==> flow/design.v <==
`timescale 1ns / 1ps
module DiscriminantCalculator(
    input signed [31:0] SphereX,
    input signed [31:0] SphereY,
    input signed [31:0] SphereZ,
    input [31:0] SphereRadius,
    input signed [31:0] RayStartX,
    input signed [31:0] RayStartY,
    input signed [31:0] RayStartZ,
    input signed [31:0] RayDirX,
    input signed [31:0] RayDirY,
    input signed [31:0] RayDirZ,
    output signed [31:0] Discriminant,
    output signed [31:0] B_out,
    output QuickIntersects,
    input CLK,
    input aresetn,
    input InputValid,
    output InputReady,
    output OutputReady
    );
    parameter waiting = 2'b00;
    parameter reading = 2'b01;
    parameter process = 2'b10;
    parameter process2 = 2'b11;
    logic [1:0] nextState;
    logic [1:0] state;
    logic signed [31:0] dx;
    logic signed [31:0] dy;
    logic signed [31:0] dz;
    logic signed [31:0] discriminant;
    logic signed [31:0] A;
    logic signed [31:0] B;
    logic signed [31:0] C;
    logic signed [31:0] distX;
    logic signed [31:0] distY;
    logic signed [31:0] distZ;
    logic [31:0] sphereRadiusSquared;
    assign InputReady = (state == waiting);
    assign OutputReady = (state == process2);
    assign Discriminant = discriminant;
    assign B_out = B;
    assign QuickIntersects = (discriminant > 0);
    always_ff@(posedge CLK) begin
        if (aresetn == 1'b0) begin
            state <= waiting;
        end else begin
            state <= nextState;
        end
        if (nextState == reading) begin
            dx <= RayDirX;
            dy <= RayDirY;
            dz <= RayDirZ;
            distX <= RayStartX - SphereX;
            distY <= RayStartY - SphereY;
            distZ <= RayStartZ - SphereZ;
            sphereRadiusSquared <= SphereRadius * SphereRadius;
            A <= RayDirX * RayDirX + RayDirY * RayDirY + RayDirZ * RayDirZ;
        end else if (nextState == process) begin
            B <= (dx * distX + dy * distY + dz * distZ) << 1;
            C <= (distX * distX + distY * distY + distZ * distZ) - sphereRadiusSquared;
        end else if (nextState == process2) begin
            discriminant <= B * B - 4 * A * C;
        end         
    end
    always_comb begin
        case (state) 
        waiting:
            if (InputValid) begin
                nextState = reading;
            end else begin
                nextState = waiting;
            end            
        reading:
            nextState = process;
        process:
            nextState = process2;
        process2:
            nextState = waiting;
        endcase
    end
endmodule
Hand-over note for DiscriminantCalculator

## Tool chain data of DiscriminantCalculator

Module DiscriminantCalculator before and after one edit of its RTL, step after step.
"before" refers to lines of the RTL above, "after" to lines of the edited file.
"difference" is "after" less "before", of the values as shown.
Cell names lack the library's common part.
The mark n/a stands for no value.

| inputs | value |
|---|---|
| design top | DiscriminantCalculator |
| clock input | CLK |
| cell library | sky130hd |
| corner | tt_025C_1v80 |

## The edit

Unified diff, file above to edited file.
The edit is scripted: it alters the design's behaviour and was not made to optimise anything.

```diff
@@ -6,5 +6,5 @@
     input [31:0] SphereRadius,
     input signed [31:0] RayStartX,
-    input signed [31:0] RayStartY,
+    input signed [31:0] RayStartY_ext,
     input signed [31:0] RayStartZ,
     input signed [31:0] RayDirX,
@@ -20,4 +20,6 @@
     output OutputReady
     );
+    logic signed [31:0] RayStartY;
+    always_ff @(posedge CLK) RayStartY <= RayStartY_ext;
     parameter waiting = 2'b00;
     parameter reading = 2'b01;
```

## After elaboration

Yosys after proc, flatten, opt, wreduce and memory -nomap, before mapping. Enables and synchronous resets that opt folds into registers are not counted as muxes. Memory bits, and registers merged into a memory's read port (data or address), are not among the register bits. Print and check cells are not counted. Equal cells are merged and count once.

Word-level totals:

| what | before | after | difference |
|---|---|---|---|
| flip-flop bits (word level) | 351 | 383 | +32 |
| input port bits | 323 | 323 | 0 |
| output and inout bits | 67 | 67 | 0 |
| word-level cells | 49 | 50 | +1 |

Operators by class:

| what | before | after | difference |
|---|---|---|---|
| add/sub/neg operators | 11 | 11 | 0 |
| $mul | 12 | 12 | 0 |
| order comparisons | 1 | 1 | 0 |
| equality and inequality tests | 6 | 6 | 0 |
| muxes and demuxes | 2 | 2 | 0 |
| bitwise logic cells | 2 | 2 | 0 |
| reduce/logical cells | 3 | 3 | 0 |

Operators by type and width:

| operator | before | after | difference |
|---|---|---|---|
| 32-bit subtractor | 5 | 5 | 0 |
| 2-bit == test (second input constant) | 4 | 4 | 0 |
| 32-bit by 32-bit multiplier with 32-bit output | 4 | 4 | 0 |
| 32-bit by 32-bit multiplier with 30-bit output | 3 | 3 | 0 |
| 32-bit by 32-bit multiplier with 31-bit output | 3 | 3 | 0 |
| 30-bit adder | 2 | 2 | 0 |
| 31-bit adder | 2 | 2 | 0 |
| 32-bit adder | 2 | 2 | 0 |
| 2-bit by 1-bit == test with 1-bit output (second input constant) | 2 | 2 | 0 |
| 1-bit NOT | 2 | 2 | 0 |
| 32-bit by 1-bit > comparator with 1-bit output (second input constant) | 1 | 1 | 0 |
| 2-bit zero test | 1 | 1 | 0 |
| 30-bit by 32-bit multiplier with 30-bit output | 1 | 1 | 0 |
| 31-bit by 31-bit multiplier with 30-bit output | 1 | 1 | 0 |
| 1-bit 2-to-1 mux | 1 | 1 | 0 |
| 2-bit parallel mux with 4-bit select | 1 | 1 | 0 |
| 2-bit AND reduction | 1 | 1 | 0 |
| 3-bit AND reduction | 1 | 1 | 0 |

## Logic depth

Depth = most cells in a row (Yosys ltp): at word level without a register or memory, in the mapped netlist without a sequential cell, where the memories' decode and read muxes count.

Logic depth:

| what | before | after | difference |
|---|---|---|---|
| word-level depth | 5 | 5 | 0 |
| ABC_AREA | 0 | 0 | n/a |
| depth in mapped cells | 39 | 38 | -1 |

## After synthesis

Yosys stat after the flow's synthesis: flattened, memories mapped to cells. It holds for the ABC_AREA given above (unset counts as 0); a run with the other value may have another netlist.

Cell types:

| type | before | after | difference |
|---|---|---|---|
| o21ai_0 | 116 | 83 | -33 |
| dfxtp_1 | 4 | 35 | +31 |
| clkbuf_1 | 638 | 617 | -21 |
| nand3_1 | 35 | 51 | +16 |
| inv_1 | 5,614 | 5,599 | -15 |
| xor2_1 | 159 | 147 | -12 |
| nand2b_1 | 45 | 33 | -12 |
| o21ai_1 | 5 | 17 | +12 |
| nand2_1 | 2,101 | 2,090 | -11 |
| buf_2 | 0 | 11 | +11 |
| nand4_1 | 18 | 10 | -8 |
| nor2b_1 | 52 | 59 | +7 |
| o21a_1 | 38 | 31 | -7 |
| nor4_1 | 19 | 12 | -7 |
| a21o_1 | 119 | 113 | -6 |
| o21bai_1 | 29 | 35 | +6 |
| a211oi_1 | 19 | 13 | -6 |
| and3_1 | 18 | 24 | +6 |

Not every row of either side is listed.

Synthesis totals:

| what | before | after | difference |
|---|---|---|---|
| cell count | 18,271 | 18,257 | -14 |
| chip area (Yosys) (µm²) | 173,606.5 | 174,108.2 | +501.7 |
| flip-flops | 340 | 371 | +31 |
| buffers | 642 | 643 | +1 |

## Timing after synthesis

Source: OpenSTA report_checks on the synthesized netlist (no wires, ideal clock, input and output delay 20% of the period each), path of least setup slack; recovery checks are left aside. Register names are those of the netlist, which keeps one name where synthesis merged equal registers.

Path post-synthesis:

| what | before | after | difference |
|---|---|---|---|
| path type | in2reg | in2reg | n/a |
| start | input InputValid | input InputValid | n/a |
| end | register A[0] | register A[0] | n/a |
| period (ps) | 11,000 | 11,000 | 0 |
| input delay (ps) | 2,200 | 2,200 | 0 |
| library setup time (ps) | 1,534 | 1,534 | 0 |
| arrival time (ps) | 26,675 | 26,675 | 0 |
| slack (ps) | -17,209 | -17,209 | 0 |
| path delay (ps) | 26,009 | 26,009 | 0 |
| stages | 1 | 1 | 0 |
| period reached after synthesis (ps) | 28,209 | 28,209 | 0 |

"path delay" = arrival - input delay + setup time.
"stages" counts driving pins, that of a launching flip-flop among them; a cell with two outputs on the path counts twice.
"period reached after synthesis" is the clock period less the worst setup slack; recovery checks do not enter. This is arithmetic on one report: input and output delays are still those of the set period (20% each).
The rows between start and end are the longest chain of elaborated cells between them; the timing report does not say that the signal goes this way. Where chains are equally long, one stands for them.
A line is the first line of the expression or statement that the cell stems from. Yosys adds cells for indexed reads and writes and turns some case tables into memories.

| between the ends, post-synthesis, before | value |
|---|---|
| cell sequence | nor4b_1 |
| length of the longest elaborated chain | 3 |

Ends and longest elaborated chain, post-synthesis, before:

| what | RTL line | source |
|---|---|---|
| start: declaration | 18 | `input InputValid,` |
| 1-bit 2-to-1 mux | 69 | `if (InputValid) begin` |
| 2-bit parallel mux with 4-bit select | 67 | `case (state)` |
| 2-bit by 1-bit == test with 1-bit output | 50 | `if (nextState == reading) begin` |
| end: assignment | 58 | `A <= RayDirX * RayDirX + RayDirY * RayDirY + RayDirZ * RayDirZ;` |

| between the ends, post-synthesis, after | value |
|---|---|
| cell sequence | nor4b_1 |
| length of the longest elaborated chain | 3 |

Ends and longest elaborated chain, post-synthesis, after:

| what | RTL line | source |
|---|---|---|
| start: declaration | 18 | `input InputValid,` |
| 1-bit 2-to-1 mux | 71 | `if (InputValid) begin` |
| 2-bit parallel mux with 4-bit select | 69 | `case (state)` |
| 2-bit by 1-bit == test with 1-bit output | 52 | `if (nextState == reading) begin` |
| end: assignment | 60 | `A <= RayDirX * RayDirX + RayDirY * RayDirY + RayDirZ * RayDirZ;` |

## Timing after layout

From the final timing report of the runs of set A: the path of least setup slack in the routed layout; clock arrival at registers is part of the times.
The report prints the path's times to 10 ps; the period is as set.

Path post-layout:

| what | before | after | difference |
|---|---|---|---|
| path type | in2reg | reg2reg | n/a |
| start | input RayDirZ[12] | register distZ[6] | n/a |
| end | register A[29] | register B[29] | n/a |
| period (ps) | 11,000 | 11,000 | 0 |
| input delay (ps) | 2,200 | n/a | n/a |
| library setup time (ps) | 270 | 310 | +40 |
| arrival time (ps) | 10,870 | 10,650 | -220 |
| slack (ps) | 590 | 810 | +220 |
| stages | 30 | 29 | -1 |

The rows between start and end are the longest chain of elaborated cells between them; the timing report does not say that the signal goes this way. Where chains are equally long, one stands for them.

| between the ends, post-layout, before | value |
|---|---|
| cell sequence | clkdlybuf4s50_1 buf_12 nand2_1 fa_1 inv_1 fa_1 fa_1 fa_1 inv_1 fa_1 inv_1 fa_1 inv_1 fa_1 fa_1 fa_1 inv_1 fa_1 ha_1 a21o_1 a21o_1 a21oi_1 o311a_1 a31oi_1 buf_4 a221o_1 o31a_1 buf_4 a211o_1 xnor2_1 |
| length of the longest elaborated chain | 2 |

Ends and longest elaborated chain, post-layout, before:

| what | RTL line | source |
|---|---|---|
| start: declaration | 12 | `input signed [31:0] RayDirZ,` |
| 32-bit by 32-bit multiplier with 30-bit output | 58 | `A <= RayDirX * RayDirX + RayDirY * RayDirY + RayDirZ * RayDirZ;` |
| 30-bit adder | 58 |  |
| end: assignment | 58 |  |

| between the ends, post-layout, after | value |
|---|---|
| cell sequence | edfxtp_1 buf_4 nand2_1 fa_1 fa_1 inv_1 fa_1 inv_1 fa_1 fa_1 inv_1 fa_1 fa_1 fa_1 inv_1 fa_1 fa_1 inv_1 ha_1 ha_1 and3_1 and3_1 and3_1 o31ai_1 a21oi_1 nand3_1 a21o_1 a311oi_1 xor2_1 |
| length of the longest elaborated chain | 2 |

Ends and longest elaborated chain, post-layout, after:

| what | RTL line | source |
|---|---|---|
| start: declaration | 39 | `logic signed [31:0] distZ;` |
| start: assignment | 58 | `distZ <= RayStartZ - SphereZ;` |
| 32-bit by 32-bit multiplier with 31-bit output | 62 | `B <= (dx * distX + dy * distY + dz * distZ) << 1;` |
| 31-bit adder | 62 |  |
| end: assignment | 62 |  |
| end: declaration | 35 | `logic signed [31:0] B;` |

## Layout results

Runs of the flow (Yosys, OpenROAD) on both versions; the two runs of a pair have the same settings. The constraints put input and output delay at 20% of the set period each and load the outputs with 0.01 pF.

| flow settings, set A | value |
|---|---|
| period_ns | 11.0 |
| CAP_MARGIN | 20 |
| CORE_MARGIN | 2 |
| CORE_UTILIZATION | 40 |
| SLEW_MARGIN | 20 |

Final reports, set A:

| what | before | after | difference |
|---|---|---|---|
| area of the synthesized netlist (µm²) | 173,606.5 | 174,108.2 | +501.7 |
| full die area (µm²) | 439,304.0 | 440,564.0 | +1,260.0 |
| std-cell area (final layout) (µm²) | 187,977.0 | 187,689.0 | -288.0 |
| setup slack of the critical path (ps) | 592 | 807 | +215 |
| worst hold slack after layout (ps) | 515 | 505 | -10 |
| clock period achieved (ps) | 10,408 | 10,193 | -215 |

"clock period achieved" is the run's clock period less its worst setup slack. It is reckoned from that one timing run; input and output delays stay at 20% of the period that was set.

End of note.
